==> flow/design.v <==
module top(clk, rst, start,i, socin1
  ,socin2
  ,socin3
  ,socin4,
  socout1
  ,socout2
  ,socout3
  ,socout4
  ,outReady);
  input i;
  input start;
  input clk;
  input rst;
  input socin1;
  input socin2;
  input socin3;
  input socin4;
  output socout1;
  output socout2;
  output socout3;
  output socout4;
  output outReady;
wire loadOut1
  ,loadOut2
  ,loadOut3
  ,loadOut4
  ,shft
  ,clrCount1
  ,loadDivide1
  ,loadDivide2
  ,loadMultiply
  ,divideDone1
  ,divideDone2
  ,multiplyDone
  ,ngtv
  ,loaded
  ,outDone;
  wire [1:0] sel2;
  CONTROLPATH z0 (
   loadOut1
  ,loadOut2
  ,loadOut3
  ,loadOut4
  ,shft
  ,clrCount1
  ,sel2
  ,loadDivide1
  ,loadDivide2
  ,loadMultiply
  ,divideDone1
  ,divideDone2
  ,multiplyDone
  ,ngtv
  ,loaded
  ,start
  ,clk
  ,rst
  ,outDone
);
 DATAPATH z1 (
   i
  ,clk
  ,rst
  ,socin1
  ,socin2
  ,socin3
  ,socin4
  ,shft
  ,loadOut1
  ,loadOut2
  ,loadOut3
  ,loadOut4
  ,clrCount1
  ,sel2
  ,loadDivide1
  ,loadDivide2
  ,loadMultiply
  ,socout1
  ,socout2
  ,socout3
  ,socout4
  ,divideDone1
  ,divideDone2
  ,multiplyDone
  ,outDone
  ,outReady
  ,loaded
  ,ngtv
);
endmodule
module CONTROLPATH(
   loadOut1
  ,loadOut2
  ,loadOut3
  ,loadOut4
  ,shft
  ,clrCount1
  ,sel2
  ,loadDivide1
  ,loadDivide2
  ,loadMultiply
  ,divideDone1
  ,divideDone2
  ,multiplyDone
  ,ngtv
  ,loaded
  ,start
  ,clk
  ,rst
  ,outDone
);
  input clk;
  input rst;
  input divideDone1;
  input divideDone2;
  input loaded;
  input multiplyDone;
  input ngtv;
  input start;
  input outDone;
  output reg loadOut1;
  output reg loadOut2;
  output reg loadOut3;
  output reg loadOut4;
  output reg clrCount1;
  output reg [1:0] sel2;
  output reg shft;
  output reg loadDivide1;
  output reg loadDivide2;
  output reg loadMultiply;
  reg [4:0] state;
  parameter S0=5'b00000,S1=5'b00001,S2=5'b00010,S3=5'b00011,S4=5'b00100,S5=5'b00101,S6=5'b00110,S7=5'b00111,S8=5'b01000,S9=5'b01001, S10=5'b01010,S11=5'b01011,S12=5'b01100,S13=5'b01101,S14=5'b01110,S15=5'b01111,S16=5'b10000,S17=5'b10001,S18=5'b10010,S19=5'b10011, S20=5'b10100,S21=5'b10101,S22=5'b10110,S23=5'b10111,S24=5'b11000,S25=5'b11001;
  always@(posedge clk)
    if(rst) state <= S0;
    else
    case(state)
      S0: if(start == 1) state <= S1;
      S1: state <= S2;  
      S2: if(loaded) begin if(!ngtv) state <= S3; else state <= S24; end  
      S3: state <= S4;  
      S4: if(divideDone2) state <= S5;  
      S5: state <= S6;  
      S6: if(multiplyDone) state <= S7;  
      S7: state <= S8;  
      S8: state <= S9;  
      S9: if(divideDone2) state <= S10;  
      S10: state <= S11;  
      S11: if(multiplyDone) state <= S12;  
      S12: state <= S13;  
      S13: state <= S14;  
      S14: if(divideDone2) state <= S15;  
      S15: state <= S16;  
      S16: if(multiplyDone) state <= S17;  
      S17: state <= S18;  
      S18: state <= S19;  
      S19: if(divideDone2) state <= S20;  
      S20: state <= S21;  
      S21: if(multiplyDone) state <= S22;  
      S22: state <= S23;  
      S23: if(outDone) state <= S0;
      S24: state <= S25;  
      S25: if(divideDone1) state <= S3;
  default: state <= S0;
    endcase
  always@(*)
    begin
      clrCount1    = (state==S1);
      loadDivide2  = (state==S3)|(state==S8)|(state==S13)|(state==S18);
      loadMultiply = (state==S5)|(state==S10)|(state==S15)|(state==S20);
      loadOut1     = (state==S7);
      loadOut2     = (state==S12);
      loadOut3     = (state==S17);
      loadOut4     = (state==S22);
      shft         = (state==S23);
      loadDivide1  = (state==S24);
      if(state>=S8 && state<=S12) sel2 = 2'd1;
      else if(state>=S13 && state<=S17) sel2 = 2'd2;
      else if(state>=S18 && state<=S23) sel2 = 2'd3;
      else sel2 = 2'd0;
    end
endmodule
module DATAPATH(
   i
  ,clk
  ,rst
  ,socin1
  ,socin2
  ,socin3
  ,socin4
  ,shft
  ,loadOut1
  ,loadOut2
  ,loadOut3
  ,loadOut4
  ,clrCount1
  ,sel2
  ,loadDivide1
  ,loadDivide2
  ,loadMultiply
  ,socout1
  ,socout2
  ,socout3
  ,socout4
  ,divideDone1
  ,divideDone2
  ,multiplyDone
  ,outDone
  ,outReady
  ,loaded
  ,ngtv
);
  input i;
  input clk;
  input rst;
  input socin1;
  input socin2;
  input socin3;
  input socin4;
  input loadOut1;
  input loadOut2;
  input loadOut3;
  input loadOut4;
  input shft;
  input clrCount1;
  input loadMultiply;
  input loadDivide1;
  input loadDivide2;
  input [1:0] sel2;
  output socout1;
  output ngtv;
  output loaded;
  output socout2;
  output socout3;
  output socout4;
  output divideDone1;
  output divideDone2;
  output outDone;
  output outReady;
  output multiplyDone;
  wire ld1;
  wire ld2;
  wire [12:0] current;
  wire [9:0] soc1;
  wire [9:0] soc2;
  wire [9:0] soc3;
  wire [9:0] soc4;
  wire [3:0] count;
  wire [10:0] soc_1;
  wire [10:0] soc_2;
  wire [10:0] soc_3;
  wire [10:0] soc_4;
  wire [43:0] mux_out;
  wire [12:0] sum_out;
  wire [25:0] multiplyOut;
  wire outDone1;
  wire outDone2;
  wire outDone3;
  wire outDone4;
  wire outReady1;
  wire outReady2;
  wire outReady3;
  wire outReady4;
  assign outReady = outReady1&outReady2&outReady3&outReady4;
  assign outDone  = outDone1&outDone2&outDone3&outDone4;
  assign loaded = !ld1;
  wire sel;
  assign sel = current[12];
  assign ngtv = current[12];
  wire [12:0] divideOut;
  wire [12:0] divideIn;
  wire divideDone11;
  wire divideDone12;
  wire divideDone13;
  wire divideDone14;
  wire s1;
  wire s2;
  wire s3;
  wire s4;
  wire [10:0] soc_11;
  wire [10:0] soc_22;
  wire [10:0] soc_33;
  wire [10:0] soc_44;
  assign s1 = |{1'b0,soc1};
  assign s2 = |{1'b0,soc2};
  assign s3 = |{1'b0,soc3};
  assign s4 = |{1'b0,soc4};
  assign divideDone1 = divideDone11&divideDone12&divideDone13&divideDone14;
  SIPO13     S1(current,i,clk,ld1);
  SIPO10     S2(soc1,socin1,clk,ld2);
  SIPO10     S3(soc2,socin2,clk,ld2);
  SIPO10     S4(soc3,socin3,clk,ld2);
  SIPO10     S5(soc4,socin4,clk,ld2);
  COUNTER1   A1(count,clk,clrCount1,rst);
  COMPARATOR C1(count,ld1,ld2);
  DIVIDER1    A2(soc_1,divideDone11,10'd1,soc1,loadDivide1,clk);
  DIVIDER1    A3(soc_2,divideDone12,10'd1,soc2,loadDivide1,clk);
  DIVIDER1    A4(soc_3,divideDone13,10'd1,soc3,loadDivide1,clk);
  DIVIDER1    A5(soc_4,divideDone14,10'd1,soc4,loadDivide1,clk);
  DIVIDER2    A6(divideIn,sum_out,divideOut,loadDivide2,clk,divideDone2);
  MUX1       M1({1'b0,soc1},{1'b0,soc2},{1'b0,soc3},{1'b0,soc4},soc_11,soc_22,soc_33,soc_44,mux_out,sel);
  MUX2       M2(mux_out[43:33],mux_out[32:22],mux_out[21:11],mux_out[10:0],divideIn[10:0],sel2);
  assign divideIn[12:11] = 2'b00;
  MUX3       M3(11'b0,soc_1,s1,soc_11);
  MUX3       M4(11'b0,soc_2,s2,soc_22);
  MUX3       M5(11'b0,soc_3,s3,soc_33);
  MUX3       M6(11'b0,soc_4,s4,soc_44);
  ADDER      W1(mux_out[43:33],mux_out[32:22],mux_out[21:11],mux_out[10:0],sum_out);
  BOOTH      B1(current,{1'b0,divideOut[12:1]},multiplyOut,loadMultiply,clk,multiplyDone);
  PISO       P1(multiplyOut[23:11],socout1,clk,rst,loadOut1,outDone1,outReady1,shft);
  PISO       P2(multiplyOut[23:11],socout2,clk,rst,loadOut2,outDone2,outReady2,shft);
  PISO       P3(multiplyOut[23:11],socout3,clk,rst,loadOut3,outDone3,outReady3,shft);
  PISO       P4(multiplyOut[23:11],socout4,clk,rst,loadOut4,outDone4,outReady4,shft);
endmodule
module SIPO13(d_out,d_in,clk,en);
  input d_in,clk,en;
  output [12:0] d_out;
  reg [12:0] out;
  assign d_out = out;
  always@(posedge clk)
    if(en)
    begin
      out[12] <= d_in;
      out[11:0] <= out[12:1];
    end
endmodule
module SIPO10(d_out,d_in,clk,en);  
  input d_in,clk,en;
  output [9:0] d_out;
  reg [9:0] out;
  assign d_out = out;
  always@(posedge clk)
    if(en)
    begin
      out[9] <= d_in;
      out[8:0] <= out[9:1];
    end
endmodule
module COUNTER1(d_out,clk,clr,rst);
  input clk,clr,rst;
  output reg [3:0] d_out;
  always@(posedge clk)
    begin
      if(rst)
        d_out <= 13;
      else if(clr)
        d_out <= 0;
      else if(d_out < 13)
        d_out <= d_out + 1;
    end
endmodule
module COMPARATOR(din,ld1,ld2);
  input [3:0] din;
  output ld1,ld2;
  assign ld1 = din<13;
  assign ld2 = din<10;
endmodule
module DIVIDER1(d_out,divideDone,numerator,denominator,load,clk);
  input [9:0] numerator,denominator;
  input load,clk;
  output divideDone;
  output [10:0] d_out;  
  reg [3:0] count;  
  reg [10:0] A;  
  reg [10:0] Q; 
  reg [9:0] M;  
  wire [10:0]AM;
  assign AM = A-M;
  assign d_out = Q;
  assign divideDone = (count==10);
  always@(posedge clk)
    begin
      if(load==1)
        begin
          count <= 0;
          A <= {1'b0,numerator};
          M <= denominator;
          Q <= 0;
        end
      else if(count < 11)
        begin
          count <= count +1 ;
          if(A<M)
            begin 
             Q <= Q << 1;
             A <= A << 1;
            end
          else
            begin
              Q <= {Q[9:0],1'b1};
              A <= {AM[9:0],1'b0};
            end
        end
    end
endmodule
module DIVIDER2(numerator,denominator,d_out,load,clk,divideDone);
  input [12:0] numerator,denominator;
  input load,clk;
  output [12:0] d_out;
  output divideDone;
  reg [12:0] Q;
  reg[13:0] A;
  reg [12:0] M;
  reg [3:0] count;
  wire [13:0] AM;
  assign AM = A-M;
  assign d_out = Q;
  assign divideDone = (count==13);
  always@(posedge clk)
    begin
      if(load)
        begin
          count <= 0;
          Q <= 0;
          M <= denominator;
          A <= {1'b0,numerator};
        end
      else if(count < 13)
        begin
          count <= count+1;
          if(A < M)
            begin
              Q <= Q << 1;
              A <= A << 1;
            end
          else 
            begin
              A <= {AM[12:0],1'b0};
              Q <= {Q[12:0],1'b1};
            end
         end
    end
endmodule
module ADDER(in1,in2,in3,in4,out);
  input [10:0] in1;
  input [10:0] in2;
  input [10:0] in3;
  input [10:0] in4;
  output reg [12:0] out;
  always@(*)
    out = {2'b00,in1}+{2'b00,in2}+{2'b00,in3}+{2'b00,in4};
endmodule
module MUX1(in1,in2,in3,in4,in5,in6,in7,in8,out,sel);
  input [10:0] in1;
  input [10:0] in2;
  input [10:0] in3;
  input [10:0] in4;
  input [10:0] in5;
  input [10:0] in6;
  input [10:0] in7;
  input [10:0] in8;
  input sel;
  output reg [43:0] out;
  always@(*)
    out = sel ? {in5,in6,in7,in8}:{in1,in2,in3,in4};
endmodule
module MUX2(in1,in2,in3,in4,out,sel);
  input [10:0] in1;
  input [10:0] in2;
  input [10:0] in3;
  input [10:0] in4;
  input [1:0] sel;
  output reg [10:0] out;
  always@(*)
    case(sel)
      2'b00: out[10:0] = in1[10:0];
      2'b01: out[10:0] = in2[10:0];
      2'b10: out[10:0] = in3[10:0];
      2'b11: out[10:0] = in4[10:0];
    endcase
endmodule
module MUX3(in1,in2,sel,out);
  input [10:0] in1;
  input [10:0] in2;
  input sel;
  output reg [10:0] out;
  always@(*)
    out = sel ? in2:in1;
endmodule
module BOOTH(in1,in2,out,load,clk,done);
  input [12:0] in1,in2;
  input clk,load;
  output [25:0] out;
  output done;
  reg [12:0] A;
  reg [12:0] Q;
  reg [12:0] M;
  wire [13:0] AM1;
  wire [13:0] AM2;
  assign AM1 = {A[12],A}+{M[12],M};
  assign AM2 = {A[12],A}-{M[12],M};
  assign out = {A,Q};
  reg [3:0] count;
  reg Q_1;
  assign done = (count==13);
  always@(posedge clk)
    begin
      if(load)
        begin
          count <= 0;
          A <= 0;
          M <= in1;
          Q <= in2;
          Q_1 <= 0;
        end
      else if(count < 13)
        begin
          count <= count + 1;
          if(in2 == 4096)
            begin
            A<= 0;
          	Q <= in1;
            end
          else if({Q[0],Q_1} == 2'b00 | {Q[0],Q_1} == 2'b11)
             begin
               A <= {A[12],A[12:1]};
               Q <= {A[0],Q[12:1]};
               Q_1 <= Q[0];
             end
          else if({Q[0],Q_1} == 2'b01)
            begin
              A <= AM1[13:1];
              Q <= {AM1[0],Q[12:1]};
              Q_1 <= Q[0];
            end
          else
            begin
              A <= AM2[13:1];
              Q <= {AM2[0],Q[12:1]};
              Q_1 <= Q[0];
            end
        end 
    end
endmodule
module PISO(d_in,d_out,clk,rst,load,done,ready,shft);
  input [12:0] d_in;
  input clk;
  input rst;
  input load;
  input shft;
  output d_out;
  output done;
  output ready;
  reg [12:0] out;
  reg [4:0] count;
  assign d_out = out[0];
  assign done = count==13;
  assign ready = !done;
  always@(posedge clk)
    begin
      if(rst)
        count <= 13;
      else if(load)
        begin
          out <= d_in;
          count <= 1;
        end
      else if(count < 13 & shft)
        begin
        count <= count+1;
          out <= out >>1;
        end
    end
endmodule
# From RTL to reports: top
# Module top before and after one edit of its RTL, step after step.
# Lines under "before" count in the file above, lines under "after" in the edited file.
# "delta": "after" minus "before" as printed here. "change_rel_pct": 100 x difference / "before".
# Cell names lack the library's common part.
# The mark - stands for no value.
dict set report inputs {
  top {top}
  clk_port {clk}
  cell_library {sky130hd}
  pvt_corner {tt_025C_1v80}
}

# The edit
# The edit as a unified diff against the file above.
# The edit is scripted: it alters the design's behaviour and was not made to optimise anything.
# begin of diff
@@ -309,5 +309,12 @@
   PISO       P1(multiplyOut[23:11],socout1,clk,rst,loadOut1,outDone1,outReady1,shft);
   PISO       P2(multiplyOut[23:11],socout2,clk,rst,loadOut2,outDone2,outReady2,shft);
-  PISO       P3(multiplyOut[23:11],socout3,clk,rst,loadOut3,outDone3,outReady3,shft);
+  wire socout3_m, socout3_s;
+  wire outDone3_m, outDone3_s;
+  wire outReady3_m, outReady3_s;
+  PISO       P3(multiplyOut[23:11],socout3_m,clk,rst,loadOut3,outDone3_m,outReady3_m,shft);
+  PISO P3_twin (~(multiplyOut[23:11]), socout3_s, clk, rst, loadOut3, outDone3_s, outReady3_s, shft);
+  assign socout3 = socout3_m ^ socout3_s;
+  assign outDone3 = outDone3_m ^ outDone3_s;
+  assign outReady3 = outReady3_m ^ outReady3_s;
   PISO       P4(multiplyOut[23:11],socout4,clk,rst,loadOut4,outDone4,outReady4,shft);
 endmodule
# end of diff

# Word-level counts
# Counts by Yosys on the flattened word-level netlist (proc, flatten, opt, wreduce; memories kept). Register bits leave out memories and registers merged into their read ports (data or address). Print and check cells are left out. Cells with the same type and inputs are merged into one.
# element before after delta change_rel_pct
set classes {}
lappend classes {logic 22 27 5 22.73}
lappend classes {muxes 59 63 4 6.78}
lappend classes {addsub 21 22 1 4.76}
lappend classes {eq_ne 52 53 1 1.92}
lappend classes {n_cmp 23 24 1 4.35}
lappend classes {reduce_logical 32 35 3 9.38}
# operator before after delta change_rel_pct
set ops {}
lappend ops {{XOR 1 bit} 0 3 3 -}
lappend ops {{two-way mux 13 bit} 14 16 2 14.29}
lappend ops {{two-way mux 4 bit} 10 12 2 20.00}
lappend ops {{AND 1 bit} 13 14 1 7.69}
lappend ops {{== test 5 x 4 -> 1 bit (second input constant)} 12 13 1 8.33}
lappend ops {{nonzero test 2 bit} 7 8 1 14.29}
lappend ops {{AND reduction 2 bit} 5 6 1 20.00}
lappend ops {{adder 5 x 1 -> 5 bit (second input constant)} 4 5 1 25.00}
lappend ops {{logical NOT 1 bit} 4 5 1 25.00}
lappend ops {{< comparator 5 x 4 -> 1 bit (second input constant)} 4 5 1 25.00}
lappend ops {{NOT 13 bit} 0 1 1 -}
lappend ops {{two-way mux 5 bit} 13 13 0 0.00}
lappend ops {{== test 5 bit (second input constant)} 10 10 0 0.00}
lappend ops {{inequality test 2 x 1 -> 1 bit (second input constant)} 10 10 0 0.00}
lappend ops {{two-way mux 11 bit} 9 9 0 0.00}
lappend ops {{< comparator 4 bit (second input constant)} 8 8 0 0.00}
lappend ops {{adder 4 x 1 -> 4 bit (second input constant)} 7 7 0 0.00}
lappend ops {{bitwise OR 1 bit} 7 7 0 0.00}
lappend ops {{== test 4 bit (second input constant)} 6 6 0 0.00}
lappend ops {{two-way mux 1 bit} 5 5 0 0.00}
lappend ops {{OR reduction 2 bit} 5 5 0 0.00}
lappend ops {{== test 5 x 3 -> 1 bit (second input constant)} 4 4 0 0.00}
lappend ops {{< comparator 11 x 10 -> 1 bit} 4 4 0 0.00}
lappend ops {{OR reduction 10 bit} 4 4 0 0.00}
lappend ops {{subtractor 10 bit} 4 4 0 0.00}
lappend ops {{== test 2 bit (second input constant)} 3 3 0 0.00}
lappend ops {{logical AND 1 bit} 3 3 0 0.00}
lappend ops {{two-way mux 2 bit} 3 3 0 0.00}
# The list need not be complete.
# element before after delta change_rel_pct
set word_totals {}
lappend word_totals {wordCells 263 281 18 6.84}
lappend word_totals {inputBits 8 8 0 0.00}
lappend word_totals {output_inout_bits 5 5 0 0.00}
lappend word_totals {regBits 366 384 18 4.92}

# Longest topological paths
# Longest topological path by Yosys (ltp), each cell counted once; first at word level (registers and memories cut), then after technology mapping (sequential cells cut; the memories' decode and read muxes count).
# element before after delta change_rel_pct
set depth {}
lappend depth {word_depth 8 8 0 0.00}
lappend depth {ABC_AREA 0 0 - -}
lappend depth {depth_mapped 21 22 1 4.76}
lappend depth {mapped_depth_nobuf 20 20 0 0.00}

# Mapped cells and area
# Source: synth_stat.txt of the flow (Yosys; design flattened, memories mapped). It holds for the ABC_AREA given above (unset counts as 0); a run with the other value may have another netlist.
# cell_type before after delta change_rel_pct
set by_type {}
lappend by_type {nor2_1 131 186 55 41.98}
lappend by_type {nand2_1 202 227 25 12.38}
lappend by_type {inv_1 153 178 25 16.34}
lappend by_type {a22o_1 19 3 -16 -84.21}
lappend by_type {mux2i_1 36 22 -14 -38.89}
lappend by_type {edfxtp_1 194 207 13 6.70}
lappend by_type {a311oi_1 5 18 13 260.00}
lappend by_type {xnor2_1 45 57 12 26.67}
lappend by_type {nor2b_1 33 44 11 33.33}
lappend by_type {nor4_1 27 17 -10 -37.04}
lappend by_type {a31oi_1 26 16 -10 -38.46}
lappend by_type {and2_1 24 14 -10 -41.67}
lappend by_type {o31ai_1 11 1 -10 -90.91}
lappend by_type {buf_2 1 11 10 1000.00}
lappend by_type {nand2b_1 17 8 -9 -52.94}
lappend by_type {nand4_1 13 5 -8 -61.54}
lappend by_type {or2_2 13 6 -7 -53.85}
lappend by_type {a211oi_1 24 30 6 25.00}
# The list need not be complete.
# element before after delta change_rel_pct
set mapped {}
lappend mapped {mapped_cells 2021 2110 89 4.40}
lappend mapped {yosys_area_um2 20357.0 21027.7 670.7 3.29}
lappend mapped {buffers 82 92 10 12.20}
lappend mapped {ffs 387 405 18 4.65}
lappend mapped {seqArea_um2 9689.3 10179.8 490.5 5.06}
# By module: a second synthesis without flattening, with its own total; a netlist apart from the flattened one above.
# element before after delta change_rel_pct
set hier_totals {}
lappend hier_totals {cells_unflattened 2124 2201 77 3.63}
lappend hier_totals {hier_area_um2 22566.6 23472.5 905.9 4.01}
# Rows give one instance, submodules left out.
# mod cells mod_seq_area_um2 instances mod_area_um2
set by_module_before {}
lappend by_module_before {DIVIDER1 202 920.9 4 1945.6}
lappend by_module_before {PISO 59 490.5 4 830.8}
lappend by_module_before {BOOTH 375 1141.1 1 3306.9}
lappend by_module_before {DIVIDER2 253 1141.1 1 2447.3}
lappend by_module_before {SIPO10 10 300.3 4 300.3}
lappend by_module_before {ADDER 149 0.0 1 1179.9}
lappend by_module_before {CONTROLPATH 94 520.5 1 892.1}
lappend by_module_before {MUX1 49 0.0 1 737.0}
lappend by_module_before {MUX3 12 0.0 4 172.7}
lappend by_module_before {SIPO13 13 390.4 1 390.4}
lappend by_module_before {MUX2 13 0.0 1 267.8}
lappend by_module_before {COUNTER1 22 80.1 1 207.7}
lappend by_module_before {DATAPATH 22 0.0 1 122.6}
lappend by_module_before {COMPARATOR 2 0.0 1 17.5}
lappend by_module_before {top 0 0.0 1 0.0}
# mod cells mod_seq_area_um2 instances mod_area_um2
set by_module_after {}
lappend by_module_after {DIVIDER1 202 920.9 4 1945.6}
lappend by_module_after {PISO 59 490.5 5 830.8}
lappend by_module_after {BOOTH 375 1141.1 1 3306.9}
lappend by_module_after {DIVIDER2 253 1141.1 1 2447.3}
lappend by_module_after {SIPO10 10 300.3 4 300.3}
lappend by_module_after {ADDER 149 0.0 1 1179.9}
lappend by_module_after {CONTROLPATH 94 520.5 1 892.1}
lappend by_module_after {MUX1 49 0.0 1 737.0}
lappend by_module_after {MUX3 12 0.0 4 172.7}
lappend by_module_after {SIPO13 13 390.4 1 390.4}
lappend by_module_after {MUX2 13 0.0 1 267.8}
lappend by_module_after {COUNTER1 22 80.1 1 207.7}
lappend by_module_after {DATAPATH 40 0.0 1 197.7}
lappend by_module_after {COMPARATOR 2 0.0 1 17.5}
lappend by_module_after {top 0 0.0 1 0.0}

# Worst setup path after synthesis
# Source: OpenSTA report_checks on the synthesized netlist (no wires, ideal clock, input and output delay 20% of the period each), path of least setup slack; recovery checks are left aside. Register names are those of the netlist, which keeps one name where synthesis merged equal registers.
# element before after delta change_rel_pct
set synth_path {}
lappend synth_path {path_kind reg-to-reg reg-to-reg - -}
lappend synth_path {start {reg z1.S1.out[12]} {reg z1.S1.out[12]} - -}
lappend synth_path {end {reg z1.A6.M[12]} {reg z1.A6.M[12]} - -}
lappend synth_path {stages 19 21 2 10.53}
lappend synth_path {required_time_ns 4.741 4.738 -0.003 -0.06}
lappend synth_path {delay_ns 4.645 4.704 0.059 1.27}
lappend synth_path {t_first_pin_ns 0.000 0.000 0.000 -}
lappend synth_path {period_ns 5.0 5.0 0.0 0.00}
lappend synth_path {path_buffers 2 4 2 100.00}
lappend synth_path {t_arrival_ns 4.386 4.442 0.056 1.28}
lappend synth_path {setup_time_ns 0.259 0.262 0.003 -}
lappend synth_path {slack_ns 0.355 0.296 -0.059 -}
lappend synth_path {period_less_setup_slack_ns 4.645 4.704 0.059 1.27}
# "delay_ns" = arrival - input delay + setup time.
# "stages": output pins that drive a net of the path, with the launching flip-flop's if there is one; two outputs of one cell count as two.
# "period_less_setup_slack_ns" = period - worst setup slack (recovery checks aside). The figure is calculated, with input and output delays left at 20% of the set period.
# The rows between start and end are the longest chain of elaborated cells between them; the timing report does not say that the signal goes this way. Where chains are equally long, one stands for them.
# Each line given opens the expression or statement behind the cell; cells for indexed reads and writes are added by Yosys, which also makes memories of some case tables.
dict set report synth_between_before {
  path_cell_list {edfxtp_1 > inv_1 > clkbuf_1 > clkbuf_1 > a22o_1 > ha_1 > inv_1 > fa_1 > xor2_1 > fa_1 > inv_1 > ha_1 > a21o_1 > a21oi_1 > nand2b_1 > a21boi_0 > o41ai_1 > o211ai_1 > o31a_1}
  elab_chain_cells 4
  cone_cells 4
  lines_between 2
  classes_between {add/sub (3); mux (1)}
}
# element line_no
set synth_rtl_before {}
lappend synth_rtl_before {{start: declaration} 317} ;# reg [12:0] out;
lappend synth_rtl_before {{start: assignment} 322} ;# out[12] <= d_in;
lappend synth_rtl_before {{two-way mux 44 bit} 454} ;# out = sel ? {in5,in6,in7,in8}:{in1,in2,in3,in4};
lappend synth_rtl_before {{adder 11 x 11 -> 12 bit} 440} ;# out = {2'b00,in1}+{2'b00,in2}+{2'b00,in3}+{2'b00,in4};
lappend synth_rtl_before {{adder 13 x 11 -> 13 bit (2 in a row)} 440}
lappend synth_rtl_before {{end: assignment} 414} ;# M <= denominator;
lappend synth_rtl_before {{end: declaration} 402} ;# reg [12:0] M;
dict set report synth_between_after {
  path_cell_list {edfxtp_1 > buf_2 > buf_2 > inv_1 > buf_2 > buf_1 > a21oi_1 > fa_1 > maj3_1 > a21oi_2 > xnor2_1 > fa_1 > inv_1 > ha_1 > inv_1 > o21ai_0 > a21oi_1 > o21ai_0 > a21o_1 > a21oi_1 > a21oi_1}
  elab_chain_cells 4
  cone_cells 4
  lines_between 2
  classes_between {add/sub (3); mux (1)}
}
# element line_no
set synth_rtl_after {}
lappend synth_rtl_after {{start: declaration} 324} ;# reg [12:0] out;
lappend synth_rtl_after {{start: assignment} 329} ;# out[12] <= d_in;
lappend synth_rtl_after {{two-way mux 44 bit} 461} ;# out = sel ? {in5,in6,in7,in8}:{in1,in2,in3,in4};
lappend synth_rtl_after {{adder 11 x 11 -> 12 bit} 447} ;# out = {2'b00,in1}+{2'b00,in2}+{2'b00,in3}+{2'b00,in4};
lappend synth_rtl_after {{adder 13 x 11 -> 13 bit (2 in a row)} 447}
lappend synth_rtl_after {{end: assignment} 421} ;# M <= denominator;
lappend synth_rtl_after {{end: declaration} 409} ;# reg [12:0] M;

# Timing after layout
# Path of least setup slack in the final report of the runs of pair 1 (OpenROAD, finished layout, wires in). Where an end is a register, its clock arrival counts in the times.
# element before after delta change_rel_pct
set layout_path {}
lappend layout_path {path_kind reg-to-reg reg-to-reg - -}
lappend layout_path {start {reg z1.S3.out[5]} {reg z1.S3.out[3]} - -}
lappend layout_path {end {reg z1.A6.M[11]} {reg z1.A6.M[11]} - -}
lappend layout_path {period_ns 4.81 4.81 0.00 0.00}
lappend layout_path {path_buffers 1 2 1 100.00}
lappend layout_path {t_first_pin_ns 0.56 0.58 0.02 3.57}
lappend layout_path {slack_ns 0.17 0.25 0.08 -}
lappend layout_path {stages 19 22 3 15.79}
lappend layout_path {required_time_ns 5.11 5.13 0.02 0.39}
lappend layout_path {setup_time_ns 0.27 0.26 -0.01 -}
lappend layout_path {t_arrival_ns 4.93 4.89 -0.04 -0.81}
# The rows between start and end are the longest chain of elaborated cells between them; the timing report does not say that the signal goes this way. Where chains are equally long, one stands for them.
dict set report layout_between_before {
  path_cell_list {edfxtp_1 > nor4_2 > a31oi_4 > buf_6 > a22o_1 > ha_1 > a21o_1 > a21oi_2 > nand2b_1 > a21oi_1 > o41a_1 > a311oi_2 > xor2_1 > fa_1 > inv_1 > ha_4 > nor2_1 > a311oi_1 > o311ai_1}
  elab_chain_cells 6
  cone_cells 6
  lines_between 4
  classes_between {add/sub (3); mux (2); reduce/logical (1)}
}
# element line_no
set layout_rtl_before {}
lappend layout_rtl_before {{start: declaration} 329} ;# reg [9:0] out;
lappend layout_rtl_before {{start: assignment} 335} ;# out[8:0] <= out[9:1];
lappend layout_rtl_before {{OR reduction 10 bit} 284} ;# assign s2 = |{1'b0,soc2};
lappend layout_rtl_before {{two-way mux 11 bit} 477} ;# out = sel ? in2:in1;
lappend layout_rtl_before {{two-way mux 44 bit} 454} ;# out = sel ? {in5,in6,in7,in8}:{in1,in2,in3,in4};
lappend layout_rtl_before {{adder 11 x 11 -> 12 bit} 440} ;# out = {2'b00,in1}+{2'b00,in2}+{2'b00,in3}+{2'b00,in4};
lappend layout_rtl_before {{adder 13 x 11 -> 13 bit (2 in a row)} 440}
lappend layout_rtl_before {{end: assignment} 414} ;# M <= denominator;
lappend layout_rtl_before {{end: declaration} 402} ;# reg [12:0] M;
dict set report layout_between_after {
  path_cell_list {edfxtp_1 > nor4_2 > nand4_1 > buf_4 > nand3_1 > o21ai_1 > ha_2 > inv_1 > fa_1 > maj3_1 > a21oi_2 > buf_4 > o31ai_4 > o311a_2 > fa_1 > inv_1 > ha_1 > nand2_1 > a21oi_2 > o21ai_1 > nand3_1 > o311ai_1}
  elab_chain_cells 6
  cone_cells 6
  lines_between 4
  classes_between {add/sub (3); mux (2); reduce/logical (1)}
}
# element line_no
set layout_rtl_after {}
lappend layout_rtl_after {{start: declaration} 336} ;# reg [9:0] out;
lappend layout_rtl_after {{start: assignment} 342} ;# out[8:0] <= out[9:1];
lappend layout_rtl_after {{OR reduction 10 bit} 284} ;# assign s2 = |{1'b0,soc2};
lappend layout_rtl_after {{two-way mux 11 bit} 484} ;# out = sel ? in2:in1;
lappend layout_rtl_after {{two-way mux 44 bit} 461} ;# out = sel ? {in5,in6,in7,in8}:{in1,in2,in3,in4};
lappend layout_rtl_after {{adder 11 x 11 -> 12 bit} 447} ;# out = {2'b00,in1}+{2'b00,in2}+{2'b00,in3}+{2'b00,in4};
lappend layout_rtl_after {{adder 13 x 11 -> 13 bit (2 in a row)} 447}
lappend layout_rtl_after {{end: assignment} 421} ;# M <= denominator;
lappend layout_rtl_after {{end: declaration} 409} ;# reg [12:0] M;

# Measured runs
# Both versions went through the flow (Yosys, OpenROAD) with the same settings in each pair. Constraints: input delay and output delay 20% of the set period each, output load 0.01 pF.
dict set report flow_settings_pair_1 {
  CORE_UTILIZATION 40
  PLACE_DENSITY 0.6
  period_ns 4.81
  CAP_MARGIN 20
  CORE_MARGIN 2
  SLEW_MARGIN 20
}
# element before after delta change_rel_pct
set results_pair_1 {}
lappend results_pair_1 {total_die_area_um2 52713.9 54419.6 1705.7 3.24}
lappend results_pair_1 {hold_worst_slack_ns 0.421 0.419 -0.002 -}
lappend results_pair_1 {yosys.chip_area_um2 20357.0 21027.7 670.7 3.29}
lappend results_pair_1 {cell_area_final_um2 22997.1 23522.6 525.5 2.29}
lappend results_pair_1 {achievedPeriod_ns 4.636 4.561 -0.075 -1.62}
lappend results_pair_1 {tns_ns 0.000 0.000 0.000 -}
lappend results_pair_1 {finalUtil_frac 0.458 0.45 -0.008 -}
lappend results_pair_1 {worstSetupSlack_ns 0.174 0.249 0.075 -}
dict set report flow_settings_pair_2 {
  CELL_PAD_IN_SITES_GLOBAL_PLACEMENT 0
  CORE_UTILIZATION 60
  CTS_CLUSTER_SIZE 87
  MAX_ROUTING_LAYER {met4}
  MIN_ROUTING_LAYER {met1}
  PLACE_DENSITY_LB_ADDON 0.2
  SETUP_SLACK_MARGIN 0.25
  TNS_END_PERCENT 90
  period_ns 2.87
  CAP_MARGIN 20
  CORE_MARGIN 2
  SLEW_MARGIN 20
}
# element before after delta change_rel_pct
set results_pair_2 {}
lappend results_pair_2 {total_die_area_um2 35417.4 36559.4 1142.0 3.22}
lappend results_pair_2 {hold_worst_slack_ns 0.445 0.414 -0.031 -}
lappend results_pair_2 {yosys.chip_area_um2 20357.0 21027.7 670.7 3.29}
lappend results_pair_2 {cell_area_final_um2 24528.5 25558.3 1029.8 4.20}
lappend results_pair_2 {achievedPeriod_ns 4.547 4.484 -0.063 -1.39}
lappend results_pair_2 {tns_ns -13.059 -13.991 -0.932 -}
lappend results_pair_2 {finalUtil_frac 0.733 0.74 0.007 -}
lappend results_pair_2 {worstSetupSlack_ns -1.677 -1.614 0.063 -}
# "achievedPeriod_ns": clock period set for the run, less the worst setup slack. It is reckoned from that one timing run; input and output delays stay at 20% of the period that was set.
